==> flow/design.v <==
module cla32(input [31:0]a, input [31:0]b,output [32:0]out);
wire [1:0]w[0:32], L1[0:31], L2[0:31], L3[0:31], L4[0:31],L5[0:31];
wire L6[31:0];
genvar q;
generate    for(q=0; q<=31; q=q+1) begin
                  current_status s(.a(a[q]),.b(b[q]),.t(w[q+1]));
            end
endgenerate
assign w[0] = 0;
generate    for(q=0;q<=30;q=q+1) begin
                  look_ahead l(.s(w[31-q]),.f(w[30-q]),.o(L1[q]));
            end
endgenerate
assign L1[31] = w[0];
generate    for(q=0;q<=29;q=q+1) begin
                  look_ahead l(.s(L1[q]),.f(L1[q+2]),.o(L2[q]));
            end
endgenerate
assign L2[30] = L1[30];
assign L2[31] = L1[31];
generate    for(q=0;q<=27;q=q+1) begin
                  look_ahead l(.s(L2[q]),.f(L2[q+4]),.o(L3[q]));
            end
endgenerate
assign {L3[28], L3[29], L3[30], L3[31]} = {L2[28], L2[29], L2[30], L2[31]};
generate    for(q=0;q<=23;q=q+1) begin
                  look_ahead l(.s(L3[q]),.f(L3[q+8]),.o(L4[q]));
            end
endgenerate
generate    for(q=24;q<=31;q=q+1) begin
                  assign L4[q] = L3[q];
            end
endgenerate
generate    for(q=0;q<=15;q=q+1) begin
                  look_ahead l(.s(L4[q]),.f(L4[q+16]),.o(L5[q]));
            end
endgenerate
generate    for(q=16;q<=31;q=q+1) begin
                  assign L5[q] = L4[q];
            end
endgenerate
generate    for(q=0;q<=31;q=q+1) begin
                  assign L6[q] = a[q] ^ b[q] ^ L5[31-q][0];
            end
endgenerate
generate    for(q=0;q<=31;q=q+1) begin
                  assign out[q] = L6[q];
            end
            assign out[32] = w[0];
endgenerate
endmodule
module current_status(input a,input b,output [1:0]t);
      assign {t[0],t[1]} = {a || b , a && b};
endmodule
module look_ahead(input [1:0]s, input [1:0]f,output [1:0]o);
      assign o[1] = (s[1] & s[0] & !f[1]) | (s[0] & f[1] & f[0]);
      assign o[0] = (s[1] & s[0] & !f[1] & !f[0]) | (f[0] & s[0]);
endmodule
module wallace_mul(input [15:0] a, input [15:0] b, output [32:0] out, input clk);
wire [30:0] m[0:15];
reg [30:0] m15_1,m15_2,m15_3;
reg [30:0] u[14:0];
reg [31:0] v[14:0];
reg [31:0] v10_1,v12_2,v12_1;
reg [31:0] temp;
reg [31:0] temp_v;
genvar q,k,i,j;
assign m[0] = b[0] == 0 ? 31'b0 : {15'b0,a};
assign m[1] = b[1] == 0 ? 31'b0 : {14'b0,a,1'b0};
assign m[2] = b[2] == 0 ? 31'b0 : {13'b0,a,2'b0};
assign m[3] = b[3] == 0 ? 31'b0 : {12'b0,a,3'b0};
assign m[4] = b[4] == 0 ? 31'b0 : {11'b0,a,4'b0};
assign m[5] = b[5] == 0 ? 31'b0 : {10'b0,a,5'b0};
assign m[6] = b[6] == 0 ? 31'b0 : {9'b0,a,6'b0};
assign m[7] = b[7] == 0 ? 31'b0 : {8'b0,a,7'b0};
assign m[8] = b[8] == 0 ? 31'b0 : {7'b0,a,8'b0};
assign m[9] = b[9] == 0 ? 31'b0 : {6'b0,a,9'b0};
assign m[10] = b[10] == 0 ? 31'b0 : {5'b0,a,10'b0};
assign m[11] = b[11] == 0 ? 31'b0 : {4'b0,a,11'b0};
assign m[12] = b[12] == 0 ? 31'b0 : {3'b0,a,12'b0};
assign m[13] = b[13] == 0 ? 31'b0 : {2'b0,a,13'b0};
assign m[14] = b[14] == 0 ? 31'b0 : {1'b0,a,14'b0};
assign m[15] = b[15] == 0 ? 31'b0 : {a,15'b0};
generate    for(q=0; q<=14; q=q+1) begin
                  always @ ( posedge clk )
                        v[q][0] <= 0;
            end
endgenerate
generate    for(k=0; k<=12; k=k+3) begin
                  for(q=0; q<=30; q=q+1) begin
                  always @ ( posedge clk ) begin
                        u[k][q] <= m[k][q] ^ m[k+1][q] ^ m[k+2][q];
                        v[k][q+1] <= m[k][q] && m[k+1][q] || m[k+2][q] && ( m[k][q] || m[k+1][q] );
                  end
                  end
            end
            always @ ( posedge clk )
                  m15_1 <= m[15];
            for(q=0; q<=30; q=q+1) begin
            always @ ( posedge clk ) begin
                        u[1][q] <= u[0][q] ^ v[0][q] ^ u[3][q];
                        v[1][q+1] <= u[0][q] && v[0][q] || u[3][q] && ( u[0][q] || v[0][q] );
            end
            end
            for(q=0; q<=30; q=q+1) begin
            always @ ( posedge clk ) begin
                        u[2][q] <= u[6][q] ^ v[6][q] ^ v[3][q];
                        v[2][q+1] <= u[6][q] && v[6][q] || v[3][q] && ( u[6][q] || v[6][q] );
            end
            end
            for(q=0; q<=30; q=q+1) begin
            always @ ( posedge clk ) begin
                  u[4][q] <= u[9][q] ^ v[9][q] ^ u[12][q];
                  v[4][q+1] <= u[9][q] && v[9][q] || u[12][q] && ( u[9][q] || v[9][q] );
            end
            end
            always @ ( posedge clk ) begin
                  m15_2 <= m15_1;
                  v12_1 <= v[12];
            end
            for(q=0; q<=30; q=q+1) begin
            always @ ( posedge clk ) begin
                  u[5][q] <= u[1][q] ^ v[1][q] ^ u[2][q];
                  v[5][q+1] <= u[1][q] && v[1][q] || u[2][q] && ( u[1][q] || v[1][q] );
            end
            end
            for(q=0; q<=30; q=q+1) begin
            always @ ( posedge clk ) begin
                  u[7][q] <= u[4][q] ^ v[4][q] ^ v[2][q];
                  v[7][q+1] <= u[4][q] && v[4][q] || v[2][q] && ( u[4][q] || v[4][q] );
            end
            end
            always @ ( posedge clk ) begin
                  m15_3 <= m15_2;
                  v12_2 <= v12_1;
            end
            for(q=0; q<=30; q=q+1) begin
            always @ ( posedge clk ) begin
                  u[8][q] <= u[5][q] ^ v[5][q] ^ u[7][q];
                  v[8][q+1] <= u[5][q] && v[5][q] || u[7][q] && ( u[5][q] || v[5][q] );
            end
            end
            for(q=0; q<=30; q=q+1) begin
            always @ ( posedge clk ) begin
                  u[10][q] <= m15_3[q] ^ v12_2[q] ^ v[7][q];
                  v[10][q+1] <= m15_3[q] && v12_2[q] || v[7][q] && ( m15_3[q] || v12_2[q] );
            end
            end
            for(q=0; q<=30; q=q+1) begin
            always @ ( posedge clk ) begin
                  u[11][q] <= u[8][q] ^ v[8][q] ^ u[10][q];
                  v[11][q+1] <= u[8][q] && v[8][q] || u[10][q] && ( u[8][q] || v[8][q] );
            end
            end
            always @ ( posedge clk )
                  v10_1 <= v[10];
            for(q=0; q<=30; q=q+1) begin
            always @ ( posedge clk ) begin
                  u[13][q] <= u[11][q] ^ v[11][q] ^ v10_1[q];
                  v[13][q+1] <= u[11][q] && v[11][q] || v10_1[q] && ( u[11][q] || v[11][q] );
            end
            end
endgenerate
always @ ( posedge clk ) begin
      temp <= {1'b0,u[13]};
      temp_v <= v[13];
end
cla32 object(.a(temp),.b(temp_v),.out(out));
endmodule
=== Reports on wallace_mul ===
What the tools print for wallace_mul, step after step.
Lines are those of the file above, counted from 1.
Library cell names are shortened.
The mark - stands for no value.

* Top module: wallace_mul
* Clock: clk
* Library: sky130hd
* Library corner: tt_025C_1v80

=== Elaborated design ===
Counts by Yosys on the flattened word-level netlist (proc, flatten, opt, wreduce). Print and check cells are left out.

* Mux-type cells: 15
* Bitwise operators: 1797
* Reductions and logical operators: 1913

{| class="wikitable"
|+ Operators by type and width
! kind !! count
|-
| XOR 1 bit || 830
|-
| logical OR 1 bit || 807
|-
| logical AND 1 bit || 785
|-
| AND 1 bit || 670
|-
| OR 1 bit || 217
|-
| zero test 1 bit || 211
|-
| XOR 1 bit (both inputs constant) || 40
|-
| XOR 1 bit (second input constant) || 35
|-
| logical AND 1 bit (first input constant) || 35
|-
| logical AND 1 bit (both inputs constant) || 35
|-
| logical OR 1 bit (both inputs constant) || 35
|-
| 2-to-1 mux 30 bit || 1
|-
| 2-to-1 mux 29 bit || 1
|-
| 2-to-1 mux 28 bit || 1
|-
| 2-to-1 mux 27 bit || 1
|-
| 2-to-1 mux 26 bit || 1
|-
| 2-to-1 mux 25 bit || 1
|-
| 2-to-1 mux 24 bit || 1
|-
| 2-to-1 mux 23 bit || 1
|-
| 2-to-1 mux 22 bit || 1
|-
| 2-to-1 mux 21 bit || 1
|-
| 2-to-1 mux 20 bit || 1
|-
| 2-to-1 mux 19 bit || 1
|-
| 2-to-1 mux 18 bit || 1
|-
| 2-to-1 mux 17 bit || 1
|-
| 2-to-1 mux 16 bit || 1
|-
| XOR 1 bit (first input constant) || 5
|-
| logical OR 1 bit (first input constant) || 5
|}

* Flip-flop bits (word level): 1094
* Input port bits: 33
* Output and inout port bits: 33
* Elaborated cells: 4585

=== Logic depth ===
Depth = most cells in a row (Yosys ltp): at word level without a register or memory, in the mapped netlist without a sequential cell, where the memories' decode and read muxes count.

* Depth in word-level cells: 22
* ABC_AREA: 0
* Gate-level depth with buffers: 11
* Mapped depth without buffers: 9

=== Mapped cells and area ===
The flow's flattened synthesis, as Yosys stat reports it; memories are mapped. The netlist is that of the ABC_AREA named above (0 if unset); the other value can give another one.
Totals and module areas in this step are rounded.

{| class="wikitable"
|+ Cells by type
! type !! count !! total area (µm²)
|-
| dfxtp_1 || 716 || 1.43E+04
|-
| fa_1 || 200 || 4003.84
|-
| and2_1 || 261 || 1.63E+03
|-
| ha_1 || 112 || 1.4E+03
|-
| buf_4 || 33 || 247.738
|-
| inv_1 || 55 || 206.448
|-
| nand2b_1 || 29 || 181.424
|-
| a21oi_1 || 28 || 140.134
|-
| nor2b_1 || 22 || 137.632
|-
| clkbuf_1 || 35 || 131.376
|-
| nor2_1 || 35 || 131.376
|-
| xnor2_1 || 14 || 122.618
|-
| o21ai_0 || 16 || 80.077
|-
| xor2_1 || 9 || 78.826
|-
| a21o_1 || 9 || 67.565
|-
| a221oi_1 || 7 || 61.309
|-
| a211oi_1 || 8 || 60.058
|-
| mux2i_1 || 6 || 60.058
|}

Not listed: further types 51, cells in them 119.

* Cell count: 1714
* Synthesis area: 24000 µm²
* Sequential area: 14300 µm²
* Mapped flip-flops: 716
* Buffers: 71

By module: a second synthesis without flattening, with its own total; a netlist apart from the flattened one above.

* Cell total of the unflattened synthesis: 1902
* Area (unflattened synthesis): 26200 µm²

Rows give one instance, submodules left out.

{| class="wikitable"
|+ Modules
! module !! times used !! cells !! area (µm²) !! seq. area (µm²)
|-
| wallace_mul || 1 || 1258 || 20900 || 14300
|-
| look_ahead || 129 || 4 || 30.0 || 0.0
|-
| cla32 || 1 || 66 || 997 || 0.0
|-
| current_status || 31 || 2 || 13.8 || 0.0
|}

=== Worst setup path after synthesis ===
Source: OpenSTA report_checks on the synthesized netlist (no wires, ideal clock, input and output delay 20% of the period each), path of least setup slack; recovery checks are left aside. Register names are those of the netlist, which keeps one name where synthesis merged equal registers.

* Path kind: reg2out
* From: register temp[11]
* To: output out[25]
* Period: 4.4 ns
* External output delay: 0.880 ns
* Launch time at the first pin: 0.000 ns
* Data arrival time: 2.177 ns
* Data required time: 3.520 ns
* Path slack: 1.343 ns
* Path delay: 2.177 ns
* Driving pins on the path: 12
* Buffers on the path: 2
* Synthesis period reached: 3.057 ns

"path delay" = arrival - input delay + setup time.
At an output port there is no setup time.
"driving pins on the path": output pins that drive a net of the path, with the launching flip-flop's if there is one; two outputs of one cell count as two.
"synthesis period reached" is the clock period less the worst setup slack; recovery checks do not enter. This is arithmetic on one report: input and output delays are still those of the set period (20% each).
Between the ends stands the longest chain of elaborated cells between them, by number of cells; it is not shown to be the way that was timed. Of several equally long chains one is given.
A line is the first line of the expression or statement that the cell stems from. Yosys adds cells for indexed reads and writes and turns some case tables into memories.

* Path through: dfxtp_1 inv_1 ha_1 buf_6 or2_0 a221o_1 a221oi_4 nor2_1 a311oi_1 o21ai_1 xnor2_1 buf_4
* Cells in the longest elaborated chain: 20
* Elaborated cells between the ends (all ways): 43
* Those cells by class: logic (35); reduce/logical (8)

{| class="wikitable"
|+ Ends and longest elaborated chain, post-synthesis
! what !! RTL line !! text
|-
| start, assigned || 165 || <nowiki>temp <= {1'b0,u[13]};</nowiki>
|-
| logical AND 1 bit || 53 || <nowiki>assign {t[0],t[1]} = {a || b , a && b};</nowiki>
|-
| zero test 1 bit || 57 || <nowiki>assign o[0] = (s[1] & s[0] & !f[1] & !f[0]) | (f[0] & s[0]);</nowiki>
|-
| AND 1 bit (2 in a row) || 57 ||
|-
| OR 1 bit || 57 ||
|-
| AND 1 bit (2 in a row) || 56 || <nowiki>assign o[1] = (s[1] & s[0] & !f[1]) | (s[0] & f[1] & f[0]);</nowiki>
|-
| OR 1 bit || 56 ||
|-
| zero test 1 bit || 56 ||
|-
| AND 1 bit || 56 ||
|-
| OR 1 bit || 56 ||
|-
| zero test 1 bit || 57 ||
|-
| AND 1 bit (2 in a row) || 57 ||
|-
| OR 1 bit || 57 ||
|-
| AND 1 bit (3 in a row) || 57 ||
|-
| OR 1 bit || 57 ||
|-
| XOR 1 bit || 43 || <nowiki>assign L6[q] = a[q] ^ b[q] ^ L5[31-q][0];</nowiki>
|-
| end, declared || 59 || <nowiki>module wallace_mul(input [15:0] a, input [15:0] b, output [32:0] out, input clk);</nowiki>
|}

Nets of the timed path that keep an RTL name, with a line that drives or declares them; the list need not be complete.

{| class="wikitable"
|+ Named nets, post-synthesis
! signal !! RTL line
|-
| object.L6[25][0] || 43
|}

=== Worst path after layout ===
From the final timing report of record 1: the path of least setup slack in the routed layout; clock arrival at registers is part of the times.

* Path kind: reg2out
* From: register temp[11]
* To: output out[25]
* Period: 4.25 ns
* External output delay: 0.85 ns
* Launch time at the first pin: 0.58 ns
* Data arrival time: 3.00 ns
* Data required time: 3.40 ns
* Path slack: 0.40 ns
* Driving pins on the path: 12
* Buffers on the path: 3

Between the ends stands the longest chain of elaborated cells between them, by number of cells; it is not shown to be the way that was timed. Of several equally long chains one is given.

* Path through: dfxtp_2 inv_2 ha_4 or2_1 a221o_1 a221oi_4 buf_4 buf_4 a311oi_1 o21ai_1 xnor2_1 buf_2
* Cells in the longest elaborated chain: 20
* Elaborated cells between the ends (all ways): 43
* Those cells by class: logic (35); reduce/logical (8)

{| class="wikitable"
|+ Ends and longest elaborated chain, post-layout
! what !! RTL line !! text
|-
| start, assigned || 165 || <nowiki>temp <= {1'b0,u[13]};</nowiki>
|-
| logical AND 1 bit || 53 || <nowiki>assign {t[0],t[1]} = {a || b , a && b};</nowiki>
|-
| zero test 1 bit || 57 || <nowiki>assign o[0] = (s[1] & s[0] & !f[1] & !f[0]) | (f[0] & s[0]);</nowiki>
|-
| AND 1 bit (2 in a row) || 57 ||
|-
| OR 1 bit || 57 ||
|-
| AND 1 bit (2 in a row) || 56 || <nowiki>assign o[1] = (s[1] & s[0] & !f[1]) | (s[0] & f[1] & f[0]);</nowiki>
|-
| OR 1 bit || 56 ||
|-
| zero test 1 bit || 56 ||
|-
| AND 1 bit || 56 ||
|-
| OR 1 bit || 56 ||
|-
| zero test 1 bit || 57 ||
|-
| AND 1 bit (2 in a row) || 57 ||
|-
| OR 1 bit || 57 ||
|-
| AND 1 bit (3 in a row) || 57 ||
|-
| OR 1 bit || 57 ||
|-
| XOR 1 bit || 43 || <nowiki>assign L6[q] = a[q] ^ b[q] ^ L5[31-q][0];</nowiki>
|-
| end, declared || 59 || <nowiki>module wallace_mul(input [15:0] a, input [15:0] b, output [32:0] out, input clk);</nowiki>
|}

Lab notebook: wallace_mul

wallace_mul through Yosys and OpenROAD on sky130hd: 3 stored runs, unordered, with their settings and measured results. The constraints put input and output delay at 20% of the set period each and load the outputs with 0.01 pF.
By "time of the worst setup path" is meant the share of the clock period that the worst setup path is allowed (20% is reserved at inputs, 20% at outputs), minus its slack. Clock arrival times at its registers enter into it.
By "total design power" is meant OpenSTA's value without simulated activity: inputs other than the clock are taken to toggle once in ten clock periods, and the tool carries that through the logic.
The results are shown rounded.

=== Record 1 ===
{| class="wikitable"
! Setting !! Value
|-
| CORE_UTILIZATION || 40
|-
| PLACE_DENSITY || 0.6
|-
| SETUP_SLACK_MARGIN || 0.96
|-
| period_ns || 4.25
|-
| CAP_MARGIN || 20
|-
| CORE_MARGIN || 2
|-
| SLEW_MARGIN || 20
|-
! Result !! Value
|-
| Chip area after synthesis (Yosys) || 24000 µm²
|-
| Die outline area || 61900 µm²
|-
| Utilization after layout || 0.491
|-
| Smallest setup slack || 0.399 ns
|-
| Final setup TNS || 0.000 ns
|-
| Final worst hold slack || 0.319 ns
|-
| Total design power || 21.2 mW
|-
| Time of the worst setup path || 3.00 ns
|-
| Worst setup path type || reg2out
|}

=== Record 2 ===
{| class="wikitable"
! Setting !! Value
|-
| CELL_PAD_IN_SITES_DETAIL_PLACEMENT || 1
|-
| CORE_MARGIN || 7
|-
| CORE_UTILIZATION || 66
|-
| CTS_CLUSTER_DIAMETER || 132
|-
| MIN_ROUTING_LAYER || met1
|-
| PLACE_DENSITY_LB_ADDON || 0.04
|-
| TNS_END_PERCENT || 60
|-
| period_ns || 2.89
|-
| CAP_MARGIN || 20
|-
| SLEW_MARGIN || 20
|}
No final report: clock tree synthesis broke off with DPL-0033.

=== Record 3 ===
{| class="wikitable"
! Setting !! Value
|-
| CAP_MARGIN || 0
|-
| CELL_PAD_IN_SITES_DETAIL_PLACEMENT || 2
|-
| CELL_PAD_IN_SITES_GLOBAL_PLACEMENT || 3
|-
| CORE_ASPECT_RATIO || 0.69
|-
| CORE_MARGIN || 2
|-
| CORE_UTILIZATION || 31
|-
| CTS_CLUSTER_DIAMETER || 256
|-
| MAX_ROUTING_LAYER || met4
|-
| SETUP_SLACK_MARGIN || -0.11
|-
| SLEW_MARGIN || 10
|-
| TNS_END_PERCENT || 65
|-
| period_ns || 3.71
|-
! Result !! Value
|-
| Chip area after synthesis (Yosys) || 24000 µm²
|-
| Die outline area || 79600 µm²
|-
| Utilization after layout || 0.375
|-
| Smallest setup slack || -0.095 ns
|-
| Final setup TNS || -0.115 ns
|-
| Final worst hold slack || 0.315 ns
|-
| Total design power || 24.2 mW
|-
| Time of the worst setup path || 3.06 ns
|-
| Worst setup path type || reg2out
|}
